==> flow/design.v <==
module synchronizer(
	input clk,
	input reset_n,
	input async,
	output logic sync
);
	logic d1;
	always_ff @(posedge clk) begin 
		if(~reset_n) begin
			 d1 <= 0;
			 sync <= 0;
		end else begin
			 d1 <= async;
			 sync <= d1;
		end
	end
endmodule
module ff #(parameter BIT_RESET = 1) (
	input clk,     
	input reset_n,   
	input D,
	input en_i,
	output logic Q
);
	always_ff @(posedge clk) begin : proc_
		if(~reset_n) begin
			Q <= BIT_RESET;
		end else if(en_i) begin
			Q <= D;
		end else Q <= Q;
	end
endmodule : ff
module parity (
    input  logic        parity_type_i,      
    input  logic [7:0]  data_i,
    input  logic [1:0]  data_bit_num_i,     
    output logic        parity_bit_o
);
    logic parity_calculated;
    always_comb begin
        case (data_bit_num_i)
            2'b00: parity_calculated = ^data_i[4:0];    
            2'b01: parity_calculated = ^data_i[5:0];    
            2'b10: parity_calculated = ^data_i[6:0];    
            2'b11: parity_calculated = ^data_i[7:0];    
            default: parity_calculated = ^data_i;       
        endcase
        parity_bit_o = (parity_type_i) ? parity_calculated : ~parity_calculated;
    end
endmodule : parity
module piso (
	input clk,     
	input reset_n,   
	input shift_en_i,
	input load_en_i,
	input load_d0_i,
	input [7:0] data_i,
	output logic tx_o
);	
	logic [7:0] data;
	wire  f1, f2, f3, f4, f5, f6, f7;
	assign data[7] = load_en_i ? data_i[7] : 1;
	assign data[6] = load_en_i ? data_i[6] : f7;
	assign data[5] = load_en_i ? data_i[5] : f6;
	assign data[4] = load_en_i ? data_i[4] : f5;
	assign data[3] = load_en_i ? data_i[3] : f4;
	assign data[2] = load_en_i ? data_i[2] : f3;
	assign data[1] = load_en_i ? data_i[1] : f2;
	assign data[0] = (load_d0_i) ? 0 : (load_en_i ? data_i[0] : f1);
	ff ff_1_inst (.clk(clk), .reset_n(reset_n), .en_i(shift_en_i), .D(data[0]), .Q(tx_o));
	ff ff_2_inst (.clk(clk), .reset_n(reset_n), .en_i(shift_en_i), .D(data[1]), .Q(f1));
	ff ff_3_inst (.clk(clk), .reset_n(reset_n), .en_i(shift_en_i), .D(data[2]), .Q(f2));
	ff ff_4_inst (.clk(clk), .reset_n(reset_n), .en_i(shift_en_i), .D(data[3]), .Q(f3));
	ff ff_5_inst (.clk(clk), .reset_n(reset_n), .en_i(shift_en_i), .D(data[4]), .Q(f4));
	ff ff_6_inst (.clk(clk), .reset_n(reset_n), .en_i(shift_en_i), .D(data[5]), .Q(f5));
	ff ff_7_inst (.clk(clk), .reset_n(reset_n), .en_i(shift_en_i), .D(data[6]), .Q(f6));
	ff ff_8_inst (.clk(clk), .reset_n(reset_n), .en_i(shift_en_i), .D(data[7]), .Q(f7));
endmodule 
module transmitter_controller (
	input clk,     
	input reset_n,   
	input tx_en_i,
	input start_tx_i,
	input trans_data_fi_i,
	input trans_stop_fi_i,
	input tick_d_i,
	input parity_en_i,
	input cts_ni,
	output logic trans_en_o,
	output logic tx_finish_o
);
	typedef enum logic [2:0] {
        IDLE,  
        CTS, 
        WAIT, 
        TRANS_START,  
        TRANS_DATA, 
        TRANS_PARITY,  
        TRANS_STOP, 
        FINISH 
    } state_t; 
	state_t current_state, next_state;
	always_ff @(posedge clk) begin 
		if(~reset_n) begin
				current_state <= IDLE;
		end else begin
				 current_state<= next_state;
			end
		end
	logic start_tx_d;
	always_ff @(posedge clk) begin 
		if(~reset_n) begin
			 start_tx_d<= 0;
		end else begin
			start_tx_d<= start_tx_i;
		end
	end
	assign negedge_start = start_tx_d & ~start_tx_i; 
	logic start_en_d, start_en_d1;
	always_ff @(posedge clk) begin : proc_
		if(~reset_n) begin
			start_en_d <= 0;
			start_en_d1 <= 0;
		end else begin
			start_en_d <= negedge_start;
			start_en_d1 <= start_en_d;
		end
	end
	always_comb begin
		case (current_state)
			IDLE:  next_state = (tx_en_i) ? CTS: IDLE;
			CTS: next_state = (~cts_ni) ? WAIT : (~tx_en_i) ? IDLE: CTS;
			WAIT: next_state = (cts_ni) ? CTS :  (~tx_en_i)? IDLE : (start_en_d1) ? TRANS_START : WAIT;
			TRANS_START: next_state =  (tick_d_i) ? TRANS_DATA: TRANS_START;
			TRANS_DATA: next_state = (trans_data_fi_i & parity_en_i) ? TRANS_PARITY : (trans_data_fi_i & ~parity_en_i) ? TRANS_STOP : TRANS_DATA;
			TRANS_PARITY: next_state = (tick_d_i) ? TRANS_STOP : TRANS_PARITY;
			TRANS_STOP: next_state = (trans_stop_fi_i) ? FINISH : TRANS_STOP;
			FINISH:	next_state = (tx_en_i & ~cts_ni & start_en_d1) ? TRANS_START : (tx_en_i & ~cts_ni) ? WAIT : (tx_en_i) ? CTS :  IDLE;
			default: next_state = IDLE; 
		endcase
	end
	always_comb begin
		trans_en_o = 1'b0;
		tx_finish_o = 1'b0;
		case (current_state)
			TRANS_START: begin
				trans_en_o = 1'b1;
			end
			TRANS_DATA: begin
				trans_en_o = 1'b1;
			end
			TRANS_PARITY: begin
				trans_en_o = 1'b1;
			end
			TRANS_STOP: begin
				trans_en_o = 1'b1;
			end
			FINISH:	tx_finish_o = 1'b1;
			default: begin
					trans_en_o = 1'b0;
		            tx_finish_o = 1'b0;
		    end
		endcase
	end
endmodule 	
module uart_transmitter(
    input clk,
    input reset_n,
    input start_tx_i,
    input tx_en_i,
    input parity_type_i,
    input parity_en_i,
    input [7:0] data_i,
    input tick_i,
    input stop_bit_num_i,
    input cts_ni,
    input [1:0] data_bit_num_i,
    output logic tx_o,
    output logic trans_fi_o
);
    logic [3:0] data_size;
    logic [3:0] cnt_data_trans;
    logic [1:0] stop_bit_size;
    logic [3:0] total_data;
    logic [7:0] data;
    wire trans_en;
    wire shift_en; 
    assign shift_en = trans_en ? tick_i : 1'b0;
    assign stop_bit_size = (stop_bit_num_i) ? 2: 1;
      always_comb begin
        case (data_bit_num_i)
            2'b00: begin
                data_size = 4'd5;
                data = {3'b111, data_i[4:0]};
            end
            2'b01: begin
                data_size = 4'd6;
                data = {2'b11, data_i[5:0]};
            end
            2'b10: begin
                data_size = 4'd7;
                data = {1'b1, data_i[6:0]};
            end
            2'b11: begin
                data_size = 4'd8;
                data = data_i;
            end
        endcase
        total_data = data_size + parity_en_i + stop_bit_size + 1;
    end
    logic [7:0] sampled_data;
    logic [3:0] total_data_sampled;
    logic [3:0] data_size_sampled;
    always_ff @(posedge clk) begin
        if(~reset_n) begin
            sampled_data <= 0;
            total_data_sampled <= 0;
            data_size_sampled <= 0;
        end else begin
            sampled_data <= data;
            total_data_sampled <= total_data;
            data_size_sampled <=  data_size;
        end
    end
    logic tick_d;
    always_ff @(posedge clk) begin
        if(~reset_n) begin
            tick_d <= 0;
        end else begin
            tick_d <= tick_i;
        end
    end
    always_ff @(posedge clk) begin 
            if(~reset_n) begin
                 cnt_data_trans <= 0;
            end else if(shift_en) begin
                 cnt_data_trans <=  cnt_data_trans + 1;
            end else if(~trans_en)  begin
                cnt_data_trans <= 0;
            end
        end 
    wire parity_bit_o;
    parity parity_inst
        (
            .parity_type_i (parity_type_i),
            .data_i        (sampled_data),
            .data_bit_num_i(data_bit_num_i),
            .parity_bit_o  (parity_bit_o)
        );
    wire trans_data_fi, trans_stop_fi;
    assign trans_data_fi = (cnt_data_trans == (1+ data_size_sampled));
    assign trans_stop_fi = (cnt_data_trans == total_data_sampled);
    wire load_d0;
    assign load_d0 = (~|cnt_data_trans) | (parity_en_i & ~parity_bit_o & trans_data_fi);
    wire load_en;
    assign load_en = cnt_data_trans == 1;
    logic load_d0_sampled;
    logic load_en_sampled;
    logic trans_data_fi_sampled;
    logic trans_stop_fi_sampled;
    always_ff @(posedge clk) begin
           if(~reset_n) begin
            load_d0_sampled <= 0;
            load_en_sampled <= 0;
            trans_data_fi_sampled <= 0;
            trans_stop_fi_sampled <= 0;
        end else begin
            load_d0_sampled <= load_d0;
            load_en_sampled <= load_en;
            trans_data_fi_sampled <=  trans_data_fi;
            trans_stop_fi_sampled <=  trans_stop_fi;
        end
    end
    transmitter_controller transmitter_controller_inst
        (
            .clk             (clk),
            .reset_n         (reset_n),
            .tx_en_i         (tx_en_i),
            .start_tx_i      (start_tx_i),
            .trans_data_fi_i (trans_data_fi_sampled),
            .trans_stop_fi_i (trans_stop_fi_sampled),
            .tick_d_i        (tick_d),
            .cts_ni         (cts_ni),
            .parity_en_i     (parity_en_i),
            .trans_en_o      (trans_en),
            .tx_finish_o     (trans_fi_o)
        );
    piso piso_inst
        (
            .clk        (clk),
            .reset_n    (reset_n),
            .shift_en_i (shift_en),
            .load_en_i  (load_en_sampled),
            .load_d0_i (load_d0_sampled),
            .data_i     (sampled_data),
            .tx_o       (tx_o)
        );
endmodule 
module transmitter_fifo #(parameter DEPTH = 16)(
	input clk,
	input reset_n,
	input [7:0] fifo_tx_i,
	input fifo_tx_push_i,
	input fifo_tx_pop_i,
	input fifo_tx_reset_i,
	output logic  [7:0] fifo_tx_o,
	output  fifo_tx_empty_o,
	output  fifo_tx_full_o
	);
   localparam PTR_WIDTH = $clog2(DEPTH);
   logic [7:0] mem [0:DEPTH-1];
   logic [PTR_WIDTH-1:0] rd_ptr, wr_ptr;
   logic [PTR_WIDTH:0]   count;
    assign  fifo_tx_empty_o = (count == 0);
    assign fifo_tx_full_o  = (count == DEPTH);
    assign fifo_tx_o = mem[rd_ptr];
     always_ff @(posedge clk) begin
        if (~reset_n ) begin
            rd_ptr <= 0;
            wr_ptr <= 0;
            count  <= 0;
        end else if(fifo_tx_reset_i)  begin 
             rd_ptr <= 0;
            wr_ptr <= 0;
            count  <= 0;
        end else begin
            if (fifo_tx_push_i & !fifo_tx_full_o) begin
                mem[wr_ptr] <= fifo_tx_i;
                wr_ptr <= wr_ptr + 1;
                count <= count + 1;
            end
            if (fifo_tx_pop_i & !fifo_tx_empty_o) begin
                rd_ptr <= rd_ptr + 1;
                count <= count - 1;
            end
        end
    end
endmodule
module uart_tx_top (
    input        clk,
    input        reset_n,
    input        fifo_en_i,              
    input        tx_en_i,
    input        parity_type_i,
    input        parity_en_i,
    input        tick_i,
    input fifo_tx_reset_i,
    input        stop_bit_num_i,
    input [1:0]  data_bit_num_i,
    input [7:0]  data_i,  
    input hf_en_i,
    input cts_ni,              
    input        write_data_i,  
    input start_tx_i,        
    output         tx_o,
    output         fifo_tx_empty_o,
    output         fifo_tx_full_o,
    output         trans_fi_o
);
    logic tx_busy;
    assign fifo_tx_pop = fifo_en_i & trans_fi_o & ~fifo_tx_empty_o;
    logic [7:0] fifo_data_out;
    logic       fifo_push;
    logic write_data_d1, write_data_d2;
    always_ff @(posedge clk) begin 
        if (~reset_n) begin
            write_data_d1 <= 0;
            write_data_d2 <= 0;
        end else begin
            write_data_d1 <= write_data_i;
            write_data_d2 <= write_data_d1;
        end
    end
    synchronizer inst_synchronizer (.clk(clk), .reset_n(reset_n), .async(cts_ni), .sync(cts_sync));
    logic tx_busy_pulse;
    assign negedge_write_data_en = ~write_data_d1 & write_data_d2;
    assign fifo_push = fifo_en_i & negedge_write_data_en;
    assign cts_n = hf_en_i ? cts_sync : 0;
    transmitter_fifo fifo_tx_inst (
        .clk(clk),
        .reset_n(reset_n),
        .fifo_tx_i(data_i),
        .fifo_tx_push_i(fifo_push),
        .fifo_tx_pop_i(fifo_tx_pop),
        .fifo_tx_reset_i(fifo_tx_reset_i), 
        .fifo_tx_o(fifo_data_out),
        .fifo_tx_empty_o(fifo_tx_empty_o),
        .fifo_tx_full_o(fifo_tx_full_o)
    );
    logic [7:0] tx_data_mux;
    logic       start_tx;
    always_comb begin
        if (fifo_en_i) begin
            tx_data_mux = fifo_data_out;
            start_tx = start_tx_i |  (~fifo_tx_empty_o & tx_busy_pulse);
        end else begin
            tx_data_mux = data_i;
            start_tx    = start_tx_i; 
        end
    end
    logic tx_busy_d;
    always_ff @(posedge clk) begin 
        if(~reset_n) begin
            tx_busy_d <= 0;
        end else begin
            tx_busy_d <= tx_busy;
        end
    end
    assign negedge_tx_busy = ~tx_busy & tx_busy_d;
        always_ff @(posedge clk) begin 
        if(~reset_n) begin
            tx_busy_pulse <= 0;
        end else if (negedge_tx_busy) begin
            tx_busy_pulse <= 1;
        end else begin
            tx_busy_pulse <= 0;
        end
    end
     always_ff @(posedge clk) begin
        if (~reset_n) begin
            tx_busy <= 1'b0;
        end else if (trans_fi_o) begin
            tx_busy <= 1'b0;
        end else if (start_tx & tx_en_i) begin
            tx_busy <= 1'b1;  
        end
    end
    uart_transmitter uart_tx_inst (
        .clk(clk),
        .reset_n(reset_n),
        .cts_ni(cts_n),
        .start_tx_i(start_tx),
        .tx_en_i(tx_en_i),
        .parity_type_i(parity_type_i),
        .parity_en_i(parity_en_i),
        .data_i(tx_data_mux),
        .tick_i(tick_i),
        .stop_bit_num_i(stop_bit_num_i),
        .data_bit_num_i(data_bit_num_i),
        .tx_o(tx_o),
        .trans_fi_o(trans_fi_o)
    );
endmodule
module shift_register(
		input clk,
		input reset_n,
		input shift_en_i,
		input data_i,
		output [7:0] data_o
	);
	logic [7:0] shift_regs;
	always_ff @(posedge clk) begin
		if(~reset_n) begin
			shift_regs <= 0;
		end else if(shift_en_i) begin
			 shift_regs <= {data_i, shift_regs[7:1]} ;
		end
	end
	assign data_o = shift_regs;
endmodule
module receiver_controller(
		input clk,
		input reset_n,
		input rx_en_i,
		input start_bit_detected_i,
		input clk_1x_i,
		input clk_2x_i,
		input receive_data_fi_i,
		input receive_total_fi_i,
		input parity_en_i,
		input rts_ni,
		output logic receive_en,
		output logic data_o_valid,
		output logic receive_data_en
	);
	typedef enum logic [2:0] {
        IDLE,  
        RTS, 
        SCAN,  
        WAIT_START,  
        RECEIVE_DATA, 
        RECEIVE_PARITY, 
        RECEIVE_STOP, 
        FINISH 
    } state_t; 
	state_t current_state, next_state;
	always_ff @(posedge clk) begin 
		if(~reset_n) begin
				current_state <= IDLE;
		end else begin
				 current_state<= next_state;
			end
		end
	always_comb begin
		case (current_state)
			IDLE:  next_state = (rx_en_i) ? RTS: IDLE;
			RTS: next_state = (~rts_ni) ? SCAN : (~rx_en_i) ? IDLE: RTS; 
			SCAN: next_state = (rts_ni) ? RTS : (~rx_en_i)? IDLE : (start_bit_detected_i) ? WAIT_START : SCAN;
			WAIT_START: next_state = (clk_1x_i) ? RECEIVE_DATA: WAIT_START;
			RECEIVE_DATA: next_state = (receive_data_fi_i & parity_en_i) ? RECEIVE_PARITY : (receive_data_fi_i & ~ parity_en_i) ? RECEIVE_STOP : RECEIVE_DATA;  
			RECEIVE_PARITY : next_state = (clk_2x_i) ? RECEIVE_STOP : RECEIVE_PARITY;
			RECEIVE_STOP: next_state = (receive_total_fi_i) ? FINISH: RECEIVE_STOP;
			FINISH: next_state =  (rx_en_i & ~rts_ni & start_bit_detected_i) ? WAIT_START : (rx_en_i & ~rts_ni) ? SCAN : (rx_en_i) ? RTS : IDLE;
		endcase
	end
	always_comb begin
		receive_data_en = 1'b0;
		receive_en = 1'b0;
		data_o_valid = 1'b0;
		case (current_state)
			RECEIVE_DATA: begin
				receive_data_en = 1'b1;
				receive_en = 1'b1;
			end
			RECEIVE_PARITY: begin
				receive_en = 1'b1;
			end
			RECEIVE_STOP: begin
				receive_en = 1'b1;
			end
			FINISH:	data_o_valid = 1'b1;
			default: begin
					receive_data_en = 1'b0;
                    receive_en = 1'b0;
                    data_o_valid = 1'b0;
			end
		endcase
	end
endmodule
module uart_receiver(
		input clk,
		input reset_n,
		input rx_en_i,
		input tick_i,
	    input parity_type_i,
	    input parity_en_i,
    	input tx_i,
   		input stop_bit_num_i,
    	input [1:0] data_bit_num_i,
    	output logic [7:0] data_o,
    	input rts_ni,
    	output logic data_o_valid,
    	output logic parity_err_o,
    	output logic stop_bit_err_o
    	);
		logic [3:0] clk_div;
	wire tx_sync;
	synchronizer sync(
		.clk(clk),
		.reset_n(reset_n),
		.async(tx_i),
		.sync(tx_sync)
		);
	logic d1;
	always_ff @(posedge clk) begin 
		if(~reset_n) begin
			d1 <= 0;
		end else begin
			d1 <= tx_sync;
		end
	end
  	logic [3:0] data_size;
    logic [1:0] stop_bit_size;
    logic [3:0] total_data_size;
	logic [3:0] data_size_sampled;
	logic [3:0] total_data_size_sampled;
    logic [7:0] data;
    wire [7:0] data_receive;
    wire receive_en;
    	wire receive_data_en;
	assign clk_1x = clk_div == 4'b1111 & tick_i;
	assign clk_2x = clk_div == 4'b1110 & tick_i;
	assign data_receive_en = clk_1x  & receive_en;
	assign shift_receive_en = clk_1x & receive_data_en;
	logic [3:0] count_data;
	assign receive_data_fi = count_data == data_size_sampled;
    assign receive_total_fi_i = count_data == total_data_size_sampled;
	assign start_bit_detected = (d1 & ~tx_sync);
	assign stop_bit_size = (stop_bit_num_i) ? 2 : 1;
	assign parity_check = count_data == data_size_sampled & data_receive_en;
	logic parity_check_sampled;
	logic parity_bit_sampled;
	assign parity_bit = (parity_check_sampled) ? tx_sync : 0; 
	wire expected_parity_bit = (^data) ^ parity_type_i;
	assign parity_err = (parity_en_i && parity_check_sampled) ?
						(parity_bit_sampled != expected_parity_bit) : 1'b0;
  	assign stop_bit_1_check = (count_data == data_size_sampled + parity_en_i) && data_receive_en; 
  	assign stop_bit_2_check = (count_data == data_size_sampled + parity_en_i + 1) && data_receive_en;
	logic stop_bit_1_check_sampled;
	logic stop_bit_2_check_sampled;
  	assign stop_bit_err = (stop_bit_1_check_sampled & (tx_sync != 1'b1)) |
                      (stop_bit_num_i & stop_bit_2_check_sampled & (tx_sync != 1'b1));
always_ff @(posedge clk) begin
		if(~reset_n) begin
			data_o <= 0;
		end else if(receive_total_fi_i) begin
				data_o <= data;
			end
		end
      always_comb begin
        case (data_bit_num_i)
            2'b00: begin
                data_size = 4'd5;
                data = {3'b000, data_receive[7:3]};
            end
            2'b01: begin
                data_size = 4'd6;
                data = {2'b00, data_receive[7:2]};
            end
            2'b10: begin
                data_size = 4'd7;
                data = {1'b0, data_receive[7:1]};
            end
            2'b11: begin
                data_size = 4'd8;
                data = data_receive;
            end
        endcase
        total_data_size = data_size + parity_en_i + stop_bit_size;
    end
	always_ff @(posedge clk) begin
		if(~reset_n) begin
			 parity_err_o <= 0;
			 data_size_sampled <= 0;
			 total_data_size_sampled <= 0;
			 parity_check_sampled <= 0;
			 parity_bit_sampled <= 0;
			 stop_bit_1_check_sampled <= 0;
			 stop_bit_2_check_sampled <= 0;
			 stop_bit_err_o <= 0;
		end else begin
			 parity_err_o <= parity_err;
			 data_size_sampled <= data_size;
			 total_data_size_sampled <= total_data_size;
			 parity_check_sampled <= parity_check;
			 parity_bit_sampled <= parity_bit;
			 stop_bit_1_check_sampled <= stop_bit_1_check;
			 stop_bit_2_check_sampled <= stop_bit_2_check;
			 stop_bit_err_o <= stop_bit_err;
		end
	end
	always_ff @(posedge clk) begin
		if(~reset_n) begin
			 count_data <= 0;
		end else if(data_receive_en) begin
			 count_data <= count_data + 1;
		end else if(receive_total_fi_i) begin
				count_data <= 0;
			end
	end
	always_ff @(posedge clk) begin 
		if(~reset_n) begin
			clk_div <= 0;
		end else if(tick_i) begin
			clk_div <= clk_div + 1;
		end
	end
		shift_register shift_register_inst
		(
			.clk        (clk),
			.reset_n    (reset_n),
			.shift_en_i (shift_receive_en),
			.data_i     (tx_sync),
			.data_o     (data_receive)
		);
	receiver_controller receiver_controller_inst
		(
			.clk                  (clk),
			.reset_n              (reset_n),
			.rx_en_i              (rx_en_i),
			.rts_ni              (rts_ni),
			.start_bit_detected_i (start_bit_detected),
			.clk_1x_i             (clk_1x),
			.clk_2x_i             (clk_2x),
			.receive_data_fi_i    (receive_data_fi),
			.receive_total_fi_i   (receive_total_fi_i),
			.parity_en_i          (parity_en_i),
			.receive_data_en      (receive_data_en),
			.data_o_valid         (data_o_valid),
			.receive_en (receive_en)
		);
endmodule
module receiver_fifo #(
    parameter DEPTH = 16
)(
    input            clk,
    input             reset_n,
    input   [7:0] fifo_rx_i,
    input               fifo_rx_push_i,
    input               fifo_rx_pop_i,
    input               fifo_rx_reset_i,
    input   [1:0]       fifo_rx_trig_level_i,
    output logic [7:0] fifo_rx_o,
    output              fifo_rx_empty_o,
    output              fifo_rx_full_o,
    output fifo_rx_triggered_o
    );
    localparam PTR_WIDTH = $clog2(DEPTH);
    logic [7:0] mem [0:DEPTH-1];
    logic [PTR_WIDTH-1:0] rd_ptr, wr_ptr;
    logic [PTR_WIDTH:0]   count;
    logic [PTR_WIDTH:0] trig_level;
    always_comb begin
        case (fifo_rx_trig_level_i)
            2'd0: trig_level = 1;
            2'd1: trig_level = 4;
            2'd2: trig_level = 8;
            default: trig_level = 14;
        endcase
    end
    assign fifo_rx_triggered_o = (count >= trig_level);
    assign fifo_rx_empty_o = (count == 0);
    assign fifo_rx_full_o  = (count == DEPTH);
    assign fifo_rx_o = mem[rd_ptr];
    always_ff @(posedge clk) begin
        if (~reset_n) begin
            rd_ptr <= 0;
            wr_ptr <= 0;
            count  <= 0;
        end else if(fifo_rx_reset_i) begin
            rd_ptr <= 0;
            wr_ptr <= 0;
            count  <= 0;
        end else begin
            if (fifo_rx_push_i & !fifo_rx_full_o) begin
                mem[wr_ptr] <= fifo_rx_i;
                wr_ptr <= wr_ptr + 1;
                count <= count + 1;
            end
            if (fifo_rx_pop_i & !fifo_rx_empty_o) begin
                rd_ptr <= rd_ptr + 1;
                count <= count - 1;
            end
        end
    end
endmodule
module uart_rx_top (
    input        clk,
    input        reset_n,
    input        rx_en_i,
    input        tick_i,
    input        parity_type_i,
    input        parity_en_i,
    input        tx_i,
    input fifo_rx_reset_i,
    input        stop_bit_num_i,
    input [1:0]  data_bit_num_i,
    input        fifo_en_i,    
    input  force_rts_i,                
    input        fifo_rx_pop_i,
    input [1:0]  fifo_rx_trig_level_i,
    input        hf_en_i,
    input rdr_empty_i,
    output logic [7:0]  data_o,
    output logic        data_o_valid,
    output logic        parity_err_o,
    output logic        stop_bit_err_o,
    output logic        fifo_rx_empty_o,
    output fifo_rx_overrun,
    output logic rts_no
);
    logic [7:0] receiver_data;
    logic       receiver_data_valid;
    wire fifo_rx_full_o;
    wire trigger_fifo_lt_14;
    assign trigger_fifo_lt_14 = ~(fifo_rx_trig_level_i[0] & fifo_rx_trig_level_i[1]);
    uart_receiver uart_rx_inst (
        .clk(clk),
        .reset_n(reset_n),
        .rx_en_i(rx_en_i),
        .tick_i(tick_i),
        .parity_type_i(parity_type_i),
        .parity_en_i(parity_en_i),
        .tx_i(tx_i),
        .rts_ni        (rts_no),
        .stop_bit_num_i(stop_bit_num_i),
        .data_bit_num_i(data_bit_num_i),
        .data_o(receiver_data),
        .data_o_valid(receiver_data_valid),
        .parity_err_o(parity_err_o),
        .stop_bit_err_o(stop_bit_err_o)
    );
    wire fifo_rx_triggered;
    logic [7:0] fifo_out;
    logic       fifo_push;
    always_ff @(posedge clk) begin
        if(~reset_n) begin
            rts_no <= 0;
        end else if(hf_en_i) begin
           if(force_rts_i) begin
            rts_no <= 0;
            end else if( (~fifo_en_i & ~rdr_empty_i) | (fifo_en_i &(trigger_fifo_lt_14 & fifo_rx_triggered) | (~trigger_fifo_lt_14 & fifo_rx_triggered))) begin 
                rts_no <= 1;
            end else if(  (~fifo_en_i & rdr_empty_i) | (fifo_en_i & (trigger_fifo_lt_14 & rts_no & fifo_rx_empty_o) | (~trigger_fifo_lt_14 & ~fifo_rx_triggered))) begin
                rts_no <= 0;
            end
         end
    end
    assign fifo_push = fifo_en_i && receiver_data_valid;
    receiver_fifo fifo_rx_inst (
        .clk(clk),
        .reset_n(reset_n),
        .fifo_rx_i(receiver_data),
        .fifo_rx_push_i(fifo_push),
        .fifo_rx_pop_i(fifo_rx_pop_i),
        .fifo_rx_reset_i(fifo_rx_reset_i),  
        .fifo_rx_o(fifo_out),
        .fifo_rx_empty_o(fifo_rx_empty_o),
        .fifo_rx_trig_level_i(fifo_rx_trig_level_i),
        .fifo_rx_full_o(fifo_rx_full_o),
        .fifo_rx_triggered_o (fifo_rx_triggered)
           );
    logic fifo_rx_pop_d;
    always_ff @(posedge clk) begin 
        if(~reset_n) begin
            fifo_rx_pop_d <= 0;
        end else begin
            fifo_rx_pop_d <= fifo_rx_pop_i;
        end
    end
    wire negedge_rx_pop= ~fifo_rx_pop_i & fifo_rx_pop_d;
    assign fifo_rx_overrun = fifo_en_i & fifo_rx_full_o & receiver_data_valid;
    logic [7:0] msg;
    logic data_valid;
    always_comb begin
        if (fifo_en_i) begin
            msg       = fifo_out;
            data_valid = (fifo_rx_empty_o & receiver_data_valid) | (~fifo_rx_empty_o & negedge_rx_pop );
        end else begin
            msg       = receiver_data;
            data_valid = receiver_data_valid;
        end
    end
    logic data_valid_d;
    always_ff @(posedge clk) begin : proc_
        if(~reset_n) begin
            data_o_valid <= 0;
            data_valid_d <= 0;      
        end else  begin
            data_valid_d <= data_valid;
             data_o_valid <= data_valid_d;
        end
    end
    always_ff @(posedge clk) begin
        if(~reset_n) begin
            data_o <= 0;
        end else if(data_valid_d) begin
            data_o <= msg;
        end
    end
endmodule
module baud_generator #(
    parameter SYSTEM_FREQUENCY = 50_000_000,
    parameter SAMPLING_RATE = 16
) (
    input clk,
    input reset_n,
    input [2:0] baud_sl_i,
    output logic tick_tx,
    output logic tick_rx
);
    logic [31:0] BIT_PERIOD_TX, BIT_PERIOD_RX;
    logic [31:0] counter_tx, counter_rx;
    logic [2:0] baud_sl_prev;
    logic baud_changed;
    logic [31:0] BIT_PERIOD_TX_SEL, BIT_PERIOD_RX_SEL;
    always_comb begin
        case (baud_sl_i)
            3'd0: begin BIT_PERIOD_TX_SEL = SYSTEM_FREQUENCY / 4800;   BIT_PERIOD_RX_SEL = SYSTEM_FREQUENCY / (16 *4800);   end
            3'd1: begin BIT_PERIOD_TX_SEL = SYSTEM_FREQUENCY / 9600;   BIT_PERIOD_RX_SEL = SYSTEM_FREQUENCY / (16 *9600);   end
            3'd2: begin BIT_PERIOD_TX_SEL = SYSTEM_FREQUENCY / 14400;  BIT_PERIOD_RX_SEL = SYSTEM_FREQUENCY / (16 *14400);  end
            3'd3: begin BIT_PERIOD_TX_SEL = SYSTEM_FREQUENCY / 19200;  BIT_PERIOD_RX_SEL = SYSTEM_FREQUENCY / (16 *19200);  end
            3'd4: begin BIT_PERIOD_TX_SEL = SYSTEM_FREQUENCY / 38400;  BIT_PERIOD_RX_SEL = SYSTEM_FREQUENCY / (16 *38400);  end
            3'd5: begin BIT_PERIOD_TX_SEL = SYSTEM_FREQUENCY / 57600;  BIT_PERIOD_RX_SEL = SYSTEM_FREQUENCY / (16 *57600);  end
            3'd6: begin BIT_PERIOD_TX_SEL = SYSTEM_FREQUENCY / 115200; BIT_PERIOD_RX_SEL = SYSTEM_FREQUENCY / (16 *115200); end
            default: begin BIT_PERIOD_TX_SEL = SYSTEM_FREQUENCY / 230400; BIT_PERIOD_RX_SEL = SYSTEM_FREQUENCY / (16 *230400); end
        endcase
    end
    always_ff @(posedge clk) begin
        if (!reset_n) begin
            baud_sl_prev <= 0;
            baud_changed <= 0;
        end else begin
            baud_changed <= (baud_sl_i != baud_sl_prev);
            baud_sl_prev <= baud_sl_i;
        end
    end
    always_ff @(posedge clk) begin : proc_
        if(~reset_n) begin
            BIT_PERIOD_TX <= SYSTEM_FREQUENCY / 115200;
            BIT_PERIOD_RX <= SYSTEM_FREQUENCY / (16 *115200);
        end else if(baud_changed) begin
            BIT_PERIOD_TX <= BIT_PERIOD_TX_SEL;
            BIT_PERIOD_RX <= BIT_PERIOD_RX_SEL;
        end
    end
    always_ff @(posedge clk) begin
        if (~reset_n ) begin
            counter_tx <= 0;
            tick_tx <= 0;
        end else if(baud_changed) begin
         counter_tx <= 0;
            tick_tx <= 0;
        end else begin
            if (counter_tx == BIT_PERIOD_TX - 1) begin
                counter_tx <= 0;
                tick_tx <= 1;
            end else begin
                counter_tx <= counter_tx + 1;
                tick_tx <= 0;
            end
        end
    end
    always_ff @(posedge clk) begin
        if (!reset_n || baud_changed) begin
            counter_rx <= 0;
            tick_rx <= 0;
        end else begin
            if (counter_rx == BIT_PERIOD_RX - 1) begin
                counter_rx <= 0;
                tick_rx <= 1;
            end else begin
                counter_rx <= counter_rx + 1;
                tick_rx <= 0;
            end
        end
    end
endmodule
module apb_controller(
	input clk,
	input reset_n,
	input psel_i,
	input penable_i,
	input addr_err_i,
	output logic pready_o,
	output logic act_en_o,
	output logic pslverr_o
);
assign pslverr_o = addr_err_i & pready_o;
	typedef enum logic [1:0] {
    IDLE   = 2'b00,
    SETUP  = 2'b01,
    WAIT_ = 2'b10,
    ACCESS = 2'b11
  } state_e;
  state_e current_state, next_state;
  always_ff @(posedge clk) begin
    if (~reset_n) begin
      current_state <= IDLE;
    end else begin
      current_state <= next_state;
    end
  end
   always_comb begin
    next_state = IDLE;
    case (current_state)
      IDLE: begin
        if (psel_i & !penable_i) begin
          next_state = SETUP;
        end
      end
      SETUP: begin
      	if(~psel_i) next_state = IDLE;
      	else if(penable_i) next_state = WAIT_;
      	else next_state = SETUP;
      end
      WAIT_: begin
      	next_state = ACCESS;
      end
      ACCESS: begin
      	next_state = IDLE;
      end
      default: next_state = IDLE;
    endcase
  end
 always_comb begin
 	pready_o = 1'b0;
 	act_en_o = 1'b0;
    case (current_state)
      IDLE: begin
      end
      SETUP: begin
      end
      WAIT_: begin
      	act_en_o = 1'b1;
      end
      ACCESS: begin
      	pready_o = 1'b1;
      end
    endcase
  end
endmodule 
module register_file (
	input        clk,            
	input        reset_n,
	input [11:0] addr_i,
	input        wr_rd_i,
	input        en_i,
	input [31:0] pwdata_i,
	input [3:0]  byte_strobe_i,
	output logic [31:0] prdata_o,
	output logic [31:0] tdr_o,
	input [31:0] rdr_i,
	output logic [31:0] lcr_o,
	output logic [31:0] ocr_o,
	input [31:0] lsr_i,
	output logic [31:0] fcr_o,
	output logic [31:0] ier_o,
	input [31:0] iir_i,
  output logic [31:0] hcr_o,
	output logic        addr_err_o
);
    localparam logic [11:0] ADDR_TDR = 12'h000;
    localparam logic [11:0] ADDR_RDR = 12'h004;
    localparam logic [11:0] ADDR_LCR = 12'h008;
    localparam logic [11:0] ADDR_OCR = 12'h00C;
    localparam logic [11:0] ADDR_LSR = 12'h010;
    localparam logic [11:0] ADDR_FCR = 12'h014;
    localparam logic [11:0] ADDR_IER = 12'h018;
    localparam logic [11:0] ADDR_IIR = 12'h01C;
    localparam logic [11:0] ADDR_HCR = 12'h020;
  wire start_tx_pulse;
  assign start_tx_pulse = ocr_o[1];
  always_ff @(posedge clk) begin
    if (~reset_n) begin
      tdr_o       <= 32'b0;
      lcr_o       <= 32'b0;
      ocr_o       <= 32'b0;
      fcr_o       <= 32'b0;
      ier_o       <= 32'b0;
      hcr_o <=    32'b0;
      prdata_o    <= 32'b0;
      addr_err_o  <= 1'b0;
    end else begin
      addr_err_o <= 1'b0;
      if (start_tx_pulse) begin
        ocr_o[1] <= 1'b0; 
      end
      if (en_i & wr_rd_i) begin   
        unique case (addr_i)
          ADDR_TDR: begin
            if (byte_strobe_i[0]) tdr_o[7:0]    <= pwdata_i[7:0];
            if (byte_strobe_i[1]) tdr_o[15:8]   <= pwdata_i[15:8];
            if (byte_strobe_i[2]) tdr_o[23:16]  <= pwdata_i[23:16];
            if (byte_strobe_i[3]) tdr_o[31:24]  <= pwdata_i[31:24];
          end
        ADDR_LCR: begin
          if (byte_strobe_i[0]) lcr_o[7:0]    <= pwdata_i[7:0];
          if (byte_strobe_i[1]) lcr_o[15:8]   <= pwdata_i[15:8];
          if (byte_strobe_i[2]) lcr_o[23:16]  <= pwdata_i[23:16];
          if (byte_strobe_i[3]) lcr_o[31:24]  <= pwdata_i[31:24];
        end
        ADDR_OCR: begin
          if (byte_strobe_i[0]) ocr_o[7:0]    <= pwdata_i[7:0];
          if (byte_strobe_i[1]) ocr_o[15:8]   <= pwdata_i[15:8];
          if (byte_strobe_i[2]) ocr_o[23:16]  <= pwdata_i[23:16];
          if (byte_strobe_i[3]) ocr_o[31:24]  <= pwdata_i[31:24];
        end
        ADDR_FCR: begin
          if (byte_strobe_i[0]) fcr_o[7:0]    <= pwdata_i[7:0];
          if (byte_strobe_i[1]) fcr_o[15:8]   <= pwdata_i[15:8];
          if (byte_strobe_i[2]) fcr_o[23:16]  <= pwdata_i[23:16];
          if (byte_strobe_i[3]) fcr_o[31:24]  <= pwdata_i[31:24];
        end
        ADDR_IER: begin
          if (byte_strobe_i[0]) ier_o[7:0]    <= pwdata_i[7:0];
          if (byte_strobe_i[1]) ier_o[15:8]   <= pwdata_i[15:8];
          if (byte_strobe_i[2]) ier_o[23:16]  <= pwdata_i[23:16];
          if (byte_strobe_i[3]) ier_o[31:24]  <= pwdata_i[31:24];
        end
      ADDR_HCR: begin
        if (byte_strobe_i[0]) hcr_o[7:0]    <= pwdata_i[7:0];
        if (byte_strobe_i[1]) hcr_o[15:8]   <= pwdata_i[15:8];
        if (byte_strobe_i[2]) hcr_o[23:16]  <= pwdata_i[23:16];
        if (byte_strobe_i[3]) hcr_o[31:24]  <= pwdata_i[31:24];
      end
      default: addr_err_o <= 1'b1;
    endcase
    end else if (en_i & !wr_rd_i) begin   
        unique case (addr_i)
          ADDR_TDR: prdata_o <= tdr_o;
          ADDR_RDR: prdata_o <= rdr_i;
          ADDR_LCR: prdata_o <= lcr_o;
          ADDR_OCR: prdata_o <= ocr_o;
          ADDR_LSR: prdata_o <= lsr_i;
          ADDR_FCR: prdata_o <= fcr_o;
          ADDR_IER: prdata_o <= ier_o;
          ADDR_IIR: prdata_o <= iir_i;
          ADDR_HCR: prdata_o <= hcr_o;
          default: begin
            prdata_o   <= 32'b0;
            addr_err_o <= 1'b1;
          end
        endcase
      end
    end
  end
endmodule
module apb_slave (
	input clk,    
	input preset_n,  
	input psel,
	input penable,
	input pwrite,
	input[11:0] paddr,
	input[3:0] pstrb,
	input[31:0] pwdata,
	output pready,
	output pslverr,
	output[31:0] prdata,
	output [31:0] tdr,
	input  [31:0] rdr,
	output logic [31:0] lcr,
	output logic [31:0] ocr,
	input [31:0] lsr,
	output logic [31:0] fcr,
	output logic [31:0] ier,
	input [31:0] iir,
	output logic [31:0] hcr
);
	logic addr_err;
	logic register_access_en;
	apb_controller apb_controller_inst
		(
			.clk        (clk),
			.reset_n    (preset_n),
			.psel_i     (psel),
			.penable_i  (penable),
			.addr_err_i (addr_err),
			.pready_o   (pready),
			.act_en_o   (register_access_en),
			.pslverr_o  (pslverr)
		);
	register_file register_file_inst
		(
			.clk           (clk),
			.reset_n       (preset_n),
			.addr_i        (paddr),
			.wr_rd_i       (pwrite),
			.en_i          (register_access_en),
			.pwdata_i      (pwdata),
			.byte_strobe_i (pstrb),
			.prdata_o      (prdata),
			.tdr_o         (tdr),
			.rdr_i         (rdr),
			.lcr_o         (lcr),
			.ocr_o         (ocr),
			.lsr_i         (lsr),
			.fcr_o         (fcr),
			.ier_o         (ier),
			.iir_i         (iir),
	.hcr_o        (hcr),
			.addr_err_o    (addr_err)
		);
endmodule 
module apb_uart #(
    parameter SYSTEM_FREQUENCY = 50_000_000,
    parameter SAMPLING_RATE = 16
)(
    input pclk,  
    input preset_n,  
    input psel,
    input penable,
    input pwrite,
    input[11:0] paddr,
    input[3:0] pstrb,
    input[31:0] pwdata,
    output pready,
    output pslverr,
    output[31:0] prdata,
    output irq,
    output logic baud_o,
    output logic tick_rx, 
    input cts_n,
    input rx,
    output tx,
    output rts_n
);
    localparam logic [11:0] ADDR_TDR = 12'h000;
    localparam logic [11:0] ADDR_RDR = 12'h004;
    localparam logic [11:0] ADDR_LCR = 12'h008;
    localparam logic [11:0] ADDR_OCR = 12'h00C;
    localparam logic [11:0] ADDR_LSR = 12'h010;
    localparam logic [11:0] ADDR_FCR = 12'h014;
    localparam logic [11:0] ADDR_IER = 12'h018;
    localparam logic [11:0] ADDR_IIR = 12'h01C;
    localparam logic [11:0] ADDR_HCR = 12'h020;
    logic [31:0] tdr;
    logic [31:0] rdr;
    logic [31:0] lcr;
    logic [31:0] ocr;
    logic [31:0] lsr;
    logic [31:0] fcr;
    logic [31:0] ier;
    logic [31:0] iir;
    logic [31:0] hcr;
    logic [31:0] pwdata_d;
    logic psel_d;
    logic penable_d;
    logic pwrite_d;
    logic [11:0] paddr_d;
    logic [3:0] pstrb_d;
    always_ff @(posedge pclk or negedge preset_n) begin
        if(~preset_n) begin
             pwdata_d<= 0;
             psel_d <= 0;
             penable_d <= 0;
             pwrite_d <= 0;
             paddr_d <= 0;
             pstrb_d <= 0;
        end else begin
            pwdata_d <= pwdata;
            psel_d <= psel;
            penable_d <= penable;
            pwrite_d <= pwrite;
            paddr_d <= paddr;
            pstrb_d <= pstrb;
        end
    end
    apb_slave apb_slave_inst
        (
            .clk      (pclk),
            .preset_n (preset_n),
            .psel     (psel_d),
            .penable  (penable_d),
            .pwrite   (pwrite_d),
            .paddr    (paddr_d),
            .pstrb    (pstrb_d),
            .pwdata   (pwdata_d),
            .pready   (pready),
            .pslverr  (pslverr),
            .prdata   (prdata),
            .tdr      (tdr),
            .rdr      (rdr),
            .lcr      (lcr),
            .ocr      (ocr),
            .lsr      (lsr),
            .fcr      (fcr),
            .ier      (ier),
            .iir      (iir),
            .hcr     (hcr)
        );
    assign cpu_read_rdr = pready & !pwrite & paddr == ADDR_RDR;
    assign cpu_write_tdr = pready & pwrite & paddr == ADDR_TDR;
    assign cpu_read_lsr = pready & !pwrite & paddr == ADDR_LSR;
    assign cpu_read_iir = pready & !pwrite & paddr == ADDR_IIR;
    logic tdr_empty;
    wire data_o_valid;
    wire fifo_rx_empty;
    wire fifo_rx_overrun;
    wire parity_err;
    wire stop_bit_err;
    logic rdr_empty;
    wire [7:0] data_received;
    wire fifo_tx_empty;
    wire fifo_tx_full;
    wire lsr0_set;
    assign lsr1_set = (~fcr[0] & ~rdr_empty) | (fcr[0] & ~fifo_rx_empty);
    assign lsr2_set = parity_err;
    assign lsr3_set = stop_bit_err;
    assign lsr4_set = (~fcr[0] & tdr_empty) | (fcr[0] & fifo_tx_empty);
    assign lsr5_set = (fcr[0] & parity_err & stop_bit_err);
    assign lsr6_set = (~fcr[0] & ~rdr_empty & data_o_valid) | fifo_rx_overrun;
    logic [31:0] prdata_prev;
    always_ff @(posedge pclk or negedge preset_n) begin 
        if(~preset_n) begin
            prdata_prev <= 0;
        end else begin
            prdata_prev <= prdata;
        end
    end
    assign lsr0_reset = cpu_read_lsr & ~prdata_prev[0] & prdata[0];
    assign lsr1_reset = (~fcr[0] & rdr_empty) | (fcr[0] & fifo_rx_empty);
    assign lsr2_reset = cpu_read_lsr & ~prdata_prev[2] & prdata[2];
    assign lsr3_reset = cpu_read_lsr & ~prdata_prev[3] & prdata[3];
    assign lsr4_reset = (~fcr[0] & ~tdr_empty) | (fcr[0] & ~fifo_tx_empty);
    assign lsr5_reset = cpu_read_lsr & ~prdata_prev[5] & prdata[5];
    assign lsr6_reset = cpu_read_lsr & ~prdata_prev[6] & prdata[6];
    logic cpu_write_tdr_d;
    always_ff @(posedge pclk or negedge preset_n) begin
        if (~preset_n) cpu_write_tdr_d <= 0;
        else cpu_write_tdr_d <= cpu_write_tdr;
    end  
    always_ff @(posedge pclk or negedge preset_n) begin 
        if(~preset_n) begin
             tdr_empty<= 1;
        end else if(cpu_write_tdr_d) begin
             tdr_empty <= 0;
        end else if((~fcr[0] &~tdr_empty & ocr[1] ) | (fcr[0] & ocr[1] & fifo_tx_empty)) begin
            tdr_empty <= 1;
        end
    end
    assign fifo_rx_pop_ready = cpu_read_rdr & ~fifo_rx_empty;
    logic fifo_rx_pop;
    always_ff @(posedge pclk or negedge preset_n) begin
        if(~preset_n) begin
            fifo_rx_pop <= 0;
        end else begin
            fifo_rx_pop <= fifo_rx_pop_ready;
        end
    end
    assign tick_tx = baud_o;
    baud_generator #(
        .SYSTEM_FREQUENCY(SYSTEM_FREQUENCY),
        .SAMPLING_RATE(SAMPLING_RATE)
    ) baud_gen_inst (
        .clk(pclk),
        .reset_n(preset_n),
        .baud_sl_i(lcr[7:5]),
        .tick_tx(baud_o),
        .tick_rx(tick_rx)
    );
    uart_tx_top uart_tx_top_inst
        (
            .clk             (pclk),
            .reset_n         (preset_n),
            .fifo_en_i       (fcr[0]),
            .tx_en_i         (ocr[0]),
            .parity_type_i   (lcr[4]),
            .parity_en_i     (lcr[3]),
            .tick_i          (tick_tx),
            .stop_bit_num_i  (lcr[2]),
            .cts_ni           (cts_n),
            .hf_en_i         (hcr[0]),
            .data_bit_num_i  (lcr[1:0]),
            .fifo_tx_reset_i(fcr[2]),
            .data_i          (tdr[7:0]),
            .write_data_i    (cpu_write_tdr_d), 
            .start_tx_i  (ocr[1]), 
            .tx_o            (tx),
            .fifo_tx_empty_o (fifo_tx_empty),
            .fifo_tx_full_o  (fifo_tx_full),
            .trans_fi_o       (lsr0_set)
        );
    uart_rx_top uart_rx_top_inst
        (
            .clk                  (pclk),
            .reset_n              (preset_n),
            .rx_en_i              (ocr[2]),
            .tick_i               (tick_rx),
            .parity_type_i        (lcr[4]),
            .parity_en_i          (lcr[3]),
            .tx_i                 (rx),
            .stop_bit_num_i       (lcr[2]),
            .data_bit_num_i       (lcr[1:0]),
            .fifo_en_i              (fcr[0]),
            .fifo_rx_reset_i     (fcr[1]),
            .fifo_rx_trig_level_i(fcr[4:3]),
            .hf_en_i             (hcr[0]),
            .force_rts_i          (hcr[1]),
            .fifo_rx_pop_i        (fifo_rx_pop),
            .data_o               (data_received),
            .data_o_valid         (data_o_valid),
            .parity_err_o         (parity_err),
            .stop_bit_err_o       (stop_bit_err),
            .fifo_rx_empty_o      (fifo_rx_empty),
            .fifo_rx_overrun     (fifo_rx_overrun),
            .rts_no              (rts_n),
            .rdr_empty_i      (rdr_empty)
        );
    always_ff @(posedge pclk or negedge preset_n) begin 
        if(~preset_n) begin
            lsr[31:0] <= 0;
        end else begin
            if(lsr0_set) begin
                lsr[0] <= 1;
            end 
            if(lsr0_reset) begin
                lsr[0] <= 0;
            end
            if(lsr1_set) begin
                lsr[1] <= 1;
            end 
            if(lsr1_reset) begin
                lsr[1] <= 0;
            end
            if(lsr2_set) begin
                lsr[2] <= 1;
            end 
            if(lsr2_reset) begin
                lsr[2] <= 0;
            end
            if(lsr3_set) begin
                lsr[3] <= 1;
            end 
            if(lsr3_reset) begin
                lsr[3] <= 0;
            end
            if(lsr4_set) begin
                lsr[4] <= 1;
            end 
            if(lsr4_reset) begin
                lsr[4] <= 0;
            end
            if(lsr5_set) begin
                lsr[5] <= 1;
            end 
            if(lsr5_reset) begin
                lsr[5] <= 0;
            end
            if(lsr6_set) begin
                lsr[6] <= 1;
            end 
            if(lsr6_reset) begin
                lsr[6] <= 0;
            end
        end
    end
    always_ff @(posedge pclk or negedge preset_n) begin 
        if(~preset_n) begin
            rdr <= 0;
            rdr_empty <= 1;
        end else if(data_o_valid) begin
            rdr <= {24'b0, data_received};
            rdr_empty <= 1'b0;
        end else if(cpu_read_rdr) begin
            rdr_empty <= 1'b1;
        end
    end
    wire lsr_stt = (lsr[2] | lsr[3]  | lsr[5] | lsr[6]);
       always_ff @(posedge pclk or negedge preset_n) begin 
        if(~preset_n) begin
            iir <= 32'h00000001; 
        end else begin
            if(cpu_read_iir) begin
                iir[2:0] <=  3'b001; 
            end else begin
                if(ier[2] & lsr_stt) begin
                    iir[2:0] <=  3'b110; 
                end else if(ier[0] & ~rdr_empty) begin
                    iir[2:0] <=  3'b100; 
                end else if(ier[1] & tdr_empty & ocr[1]) begin
                    iir[2:0] <=  3'b010; 
                end 
            end
        end
    end
    assign irq = ~iir[0];
endmodule
# [Tool chain data of apb_uart]
# The steps from the RTL of apb_uart to its reports follow in flow order.
# Lines are those of the file above, counted from 1.
# Operators carry their Yosys type and port widths (W data, S select, Z words).
# Cell names lack the library's common part.
# A cell with - has no value.
[inputs] top="apb_uart" clock_port="pclk" lib="sky130hd" pvt_corner="tt_025C_1v80"

# [After elaboration]
# Source: Yosys, flattened and elaborated, memories not mapped. Widths are those after wreduce. Print and check cells do not count.
# Memory sizes are those after Yosys's memory passes, which may raise the word count (mostly to a power of two), join words into wider ones and drop unused or constant bits.
[bits] rom_bits=0 latch_bits=0 clocked_rd_ports_x_width=16 memories=2 output_inout_bits=39 reg_bits=565 ram_bits=256
[classes] shift=0 div_mod_pow=0 logic=126 mux=124 eq_ne=55 reduce_and_logical=85 n_mul=0 n_addsub=24 cmp=1
[memory_table] memory="uart_rx_top_inst.fifo_rx_inst.mem" words=16 word_bits=8 rd=1 write_ports=1 line_no=699 text="logic [7:0] mem [0:DEPTH-1];"
[memory_table] memory="uart_tx_top_inst.fifo_tx_inst.mem" words=16 word_bits=8 rd=1 write_ports=1 line_no=311 text="logic [7:0] mem [0:DEPTH-1];"
[op_table] cell="$pmux W32 S9" count=1
[op_table] cell="$pmux W14 S7" count=1
[op_table] cell="$and A1 B1 Y1" count=83
[op_table] cell="$eq A12 B5 Y1 const B" count=6
[op_table] cell="$reduce_and A3 Y1" count=24
[op_table] cell="$pmux W10 S7" count=1
[op_table] cell="$add A32 B1 Y32 const B" count=2
[op_table] cell="$sub A32 B1 Y32 const B" count=2
[op_table] cell="$eq A32 B32 Y1" count=2
[op_table] cell="$pmux W8 S4" count=2
[op_table] cell="$mux W8" count=8
[op_table] cell="$mux W1" count=60
[op_table] cell="$mux W4" count=14
[op_table] cell="$mux W3" count=18
[op_table] cell="$pmux W3 S8" count=2
[op_table] cell="$eq A3 B3 Y1 const B" count=11
[op_table] cell="$add A4 B1 Y4 const B" count=8
[op_table] cell="$not A1 Y1" count=25
[op_table] cell="$eq A12 B3 Y1 const B" count=2
[op_table] cell="$eq A12 B4 Y1 const B" count=2
[op_table] cell="$logic_not A12 Y1" count=2
[op_table] cell="$reduce_bool A2 Y1" count=12
[op_table] cell="$mux W5" count=4
[op_table] cell="$eq A3 B2 Y1 const B" count=6
[op_table] cell="$or A1 B1 Y1" count=17
[op_table] cell="$eq A4 B4 Y1" count=4
[op_table] cell="$reduce_xor A8 Y1" count=2
[op_table] cell="$pmux W4 S4" count=1
# Not listed: further kinds 44, cells in them 93.

# [Longest topological paths]
# Longest topological path by Yosys (ltp), each cell counted once; first at word level (registers and memories cut), then after technology mapping (sequential cells cut; the memories' decode and read muxes count).
[logic_depth] ltp_word=10 abc_area=0 ltp_mapped=12 depth_no_buf=12

# [Netlist]
# Source: synth_stat.txt of the flow (Yosys; design flattened, memories mapped). It holds for the ABC_AREA given above (unset counts as 0); a run with the other value may have another netlist.
[types] cell="dfxtp_1" count=476 type_area_um2=9.53E+03
[types] cell="edfxtp_1" count=256 type_area_um2=7.69E+03
[types] cell="dfrtp_1" count=75 type_area_um2=1876.8
[types] cell="mux4_2" count=81 type_area_um2=1824.25
[types] cell="nand2_1" count=436 type_area_um2=1636.57
[types] cell="a21oi_1" count=232 type_area_um2=1.16E+03
[types] cell="nor2_1" count=260 type_area_um2=975.936
[types] cell="mux2i_1" count=79 type_area_um2=790.758
[types] cell="xnor2_1" count=82 type_area_um2=718.189
[types] cell="xor2_1" count=73 type_area_um2=639.363
[types] cell="ha_1" count=44 type_area_um2=550.528
[types] cell="clkbuf_1" count=131 type_area_um2=491.722
[types] cell="o21ai_0" count=84 type_area_um2=420.403
[types] cell="nand3_1" count=73 type_area_um2=365.35
[types] cell="a221oi_1" count=34 type_area_um2=297.786
[types] cell="and2_1" count=46 type_area_um2=287.776
[types] cell="a222oi_1" count=27 type_area_um2=270.259
[types] cell="nor3_2" count=27 type_area_um2=270.259
# Not listed: further types 65, cells in them 504.
[synth_totals] yosys_area_mm2=0.0332719 sequential_area_mm2=0.0191721 cell_count=3020 flip_flops=810
# The figures by module come from a second, unflattened synthesis with its own total; it is not the netlist above.
[unflattened] hier_cells=3180 hier_area_mm2=0.0351675
# Each row is one instance without its submodules.
[modules] mod="register_file" area_mm2=0.0102511 n_cells=1213 seq_area_mm2=0.0045043 instances=1
[modules] mod="receiver_fifo" area_mm2=0.0058932 n_cells=339 seq_area_mm2=0.004184 instances=1
[modules] mod="transmitter_fifo" area_mm2=0.0058168 n_cells=324 seq_area_mm2=0.004184 instances=1
[modules] mod="baud_generator" area_mm2=0.0052575 n_cells=606 seq_area_mm2=0.002102 instances=1
[modules] mod="apb_uart" area_mm2=0.002371 n_cells=136 seq_area_mm2=0.0019556 instances=1
[modules] mod="uart_receiver" area_mm2=0.0017792 n_cells=193 seq_area_mm2=0.0006206 instances=1
[modules] mod="uart_transmitter" area_mm2=0.0011724 n_cells=116 seq_area_mm2=0.0005005 instances=1
[modules] mod="uart_rx_top" area_mm2=0.0005593 n_cells=56 seq_area_mm2=0.0002402 instances=1
[modules] mod="transmitter_controller" area_mm2=0.0004154 n_cells=41 seq_area_mm2=0.0002202 instances=1
[modules] mod="receiver_controller" area_mm2=0.0003266 n_cells=33 seq_area_mm2=0.0001602 instances=1
[modules] mod="shift_register" area_mm2=0.0003015 n_cells=25 seq_area_mm2=0.0001602 instances=1
[modules] mod="uart_tx_top" area_mm2=0.000289 n_cells=28 seq_area_mm2=0.0001001 instances=1
[modules] mod="ff" area_mm2=0.0000338 n_cells=3 seq_area_mm2=0.00002 instances=8
[modules] mod="apb_controller" area_mm2=0.0001426 n_cells=14 seq_area_mm2=0.0000801 instances=1
# Modules not listed: 4.

# [Path before layout]
# Source: OpenSTA report_checks on the synthesized netlist (no wires, ideal clock, input and output delay 20% of the period each), path of least setup slack; recovery checks are left aside. Register names are those of the netlist, which keeps one name where synthesis merged equal registers.
[synth_timing] path_type="input port to flip-flop" startpoint="input preset_n" endpoint="memory uart_rx_top_inst.fifo_rx_inst.mem[0][0]" t_first_pin_ps=4000 slack_ps=14147 stages=4 path_delay_ps=1853 arrival_time_ps=5458 clock_period_ps=20000 path_buffers=2 synth_period_reached_ps=5853
# "path_delay_ps" = arrival - input delay + setup time.
# "stages": output pins that drive a net of the path, with the launching flip-flop's if there is one; two outputs of one cell count as two.
# "synth_period_reached_ps" = period - worst setup slack (recovery checks aside). The figure is calculated, with input and output delays left at 20% of the set period.
# Between the ends stands the longest chain of elaborated cells between them, by number of cells; it is not shown to be the way that was timed. Of several equally long chains one is given.
# A line is the first line of the expression or statement that the cell stems from. Yosys adds cells for indexed reads and writes and turns some case tables into memories.
# The path ends at the enable pin of a flip-flop; only ways to that pin are counted.
[synth_via] cell_sequence="clkbuf_1 nand2b_1 clkbuf_1 nor4_1" elab_chain_len=1
[synth_rtl] item="from (decl)" line_no=1161 text="input preset_n,"
[synth_rtl] item="$mux W4" line_no=716 text="if (~reset_n) begin"
[synth_rtl] item="to (decl)" line_no=699 text="logic [7:0] mem [0:DEPTH-1];"

# [Path in the finished layout]
# From the final timing report of record 1: the path of least setup slack in the routed layout; clock arrival at registers is part of the times.
# The path's times are printed in steps of 10 ps; the period is the one set.
[layout_timing] path_type="flip-flop to flip-flop" startpoint="register paddr_d[1]" endpoint="register apb_slave_inst.register_file_inst.lcr_o[23]" clock_period_ps=3970 path_buffers=0 t_first_pin_ps=640 arrival_time_ps=4280 stages=8 slack_ps=270
# Between the ends stands the longest chain of elaborated cells between them, by number of cells; it is not shown to be the way that was timed. Of several equally long chains one is given.
[layout_via] cell_sequence="dfrtp_1 nor2_1 nand4_1 nor3_1 nand2_1 nor2_1 nand2_1 a21oi_1" elab_chain_len=2
[layout_rtl] item="from (decl)" line_no=1201 text="logic [11:0] paddr_d;"
[layout_rtl] item="from (assign)" line_no=1209 text="paddr_d <= 0;"
[layout_rtl] item="from (assign)" line_no=1216 text="paddr_d <= paddr;"
[layout_rtl] item="$eq A12 B4 Y1" line_no=1040 text="unique case (addr_i)"
[layout_rtl] item="$reduce_and A3 Y1"
[layout_rtl] item="to (assign)" line_no=1027 text="lcr_o       <= 32'b0;"
[layout_rtl] item="to (assign)" line_no=1050 text="if (byte_strobe_i[2]) lcr_o[23:16]  <= pwdata_i[23:16];"
[layout_rtl] item="to (decl)" line_no=1004 text="output logic [31:0] lcr_o,"

Data sheet: physical implementation of apb_uart

Measured results for apb_uart: 5 stored runs of the Yosys and OpenROAD flow on sky130hd. The settings differ; the order carries no meaning. The constraints put input and output delay at 20% of the set period each and load the outputs with 0.01 pF.
"worst setup path time": the worst setup path's part of the clock period (all of it between registers, 20% less for each end at a port) less its slack. A launch clock that arrives late makes it longer, a capture clock that arrives late makes it shorter.
"power" is the tool's figure for a default switching activity; nothing was simulated.
"worst setup path time" is known to 10 ps.
[record 1] settings: CELL_PAD_IN_SITES_DETAIL_PLACEMENT=1, CORE_MARGIN=7, CORE_UTILIZATION=45, CTS_CLUSTER_DIAMETER=336, CTS_CLUSTER_SIZE=38, GPL_ROUTABILITY_DRIVEN=0, GPL_TIMING_DRIVEN=0, PLACE_DENSITY_LB_ADDON=0.05, SLEW_MARGIN=20, period_ns=3.97, CAP_MARGIN=20
[record 1] result: chip area after synthesis (Yosys) 0.0332719 mm2, die area 0.0817474 mm2, utilization 49.6 %, worst setup slack after layout 267 ps, total negative slack 0 ps, power 12844 uW, worst setup path time 3700 ps, worst setup path kind flip-flop to flip-flop
[record 2] settings: CELL_PAD_IN_SITES_DETAIL_PLACEMENT=1, CELL_PAD_IN_SITES_GLOBAL_PLACEMENT=3, CORE_MARGIN=7, CORE_UTILIZATION=45, CTS_CLUSTER_DIAMETER=196, CTS_CLUSTER_SIZE=38, GPL_ROUTABILITY_DRIVEN=0, GPL_TIMING_DRIVEN=0, HOLD_SLACK_MARGIN=-0.02, PLACE_DENSITY_LB_ADDON=0.05, SETUP_SLACK_MARGIN=0.98, SLEW_MARGIN=10, period_ns=4.29, CAP_MARGIN=20
[record 2] result: chip area after synthesis (Yosys) 0.0332719 mm2, die area 0.0817474 mm2, utilization 49.7 %, worst setup slack after layout 1158 ps, total negative slack 0 ps, power 11911 uW, worst setup path time 3130 ps, worst setup path kind flip-flop to flip-flop
[record 3] settings: ABC_AREA=1, CAP_MARGIN=5, CELL_PAD_IN_SITES_DETAIL_PLACEMENT=1, CELL_PAD_IN_SITES_GLOBAL_PLACEMENT=3, CORE_MARGIN=7, CORE_UTILIZATION=21, CTS_CLUSTER_DIAMETER=196, CTS_CLUSTER_SIZE=61, GPL_ROUTABILITY_DRIVEN=0, GPL_TIMING_DRIVEN=0, HOLD_SLACK_MARGIN=-0.02, MIN_ROUTING_LAYER=met2, SETUP_SLACK_MARGIN=0.98, SLEW_MARGIN=30, period_ns=3.7
[record 3] result: chip area after synthesis (Yosys) 0.0339801 mm2, die area 0.173268 mm2, utilization 24.3 %, worst setup slack after layout 1035 ps, total negative slack 0 ps, power 13651 uW, worst setup path time 2660 ps, worst setup path kind flip-flop to flip-flop
[record 4] settings: CAP_MARGIN=25, CELL_PAD_IN_SITES_DETAIL_PLACEMENT=0, CORE_ASPECT_RATIO=1.17, CORE_MARGIN=6, CORE_UTILIZATION=20, CTS_CLUSTER_DIAMETER=57, CTS_CLUSTER_SIZE=15, PLACE_DENSITY=0.93, SETUP_SLACK_MARGIN=0.95, SLEW_MARGIN=10, TNS_END_PERCENT=35, period_ns=4.05
[record 4] result: chip area after synthesis (Yosys) 0.0332719 mm2, die area 0.176321 mm2, utilization 23.3 %, worst setup slack after layout 1015 ps, total negative slack 0 ps, power 14649 uW, worst setup path time 2230 ps, worst setup path kind flip-flop to output port
[record 5] settings: ABC_AREA=1, CAP_MARGIN=15, CELL_PAD_IN_SITES_DETAIL_PLACEMENT=1, CELL_PAD_IN_SITES_GLOBAL_PLACEMENT=3, CORE_MARGIN=7, CORE_UTILIZATION=21, CTS_CLUSTER_DIAMETER=183, CTS_CLUSTER_SIZE=61, GPL_ROUTABILITY_DRIVEN=0, GPL_TIMING_DRIVEN=0, HOLD_SLACK_MARGIN=-0.02, MIN_ROUTING_LAYER=met2, SETUP_SLACK_MARGIN=0.98, SLEW_MARGIN=30, period_ns=3.7
[record 5] result: chip area after synthesis (Yosys) 0.0339801 mm2, die area 0.173268 mm2, utilization 24.3 %, worst setup slack after layout 1013 ps, total negative slack 0 ps, power 13773 uW, worst setup path time 1950 ps, worst setup path kind flip-flop to output port
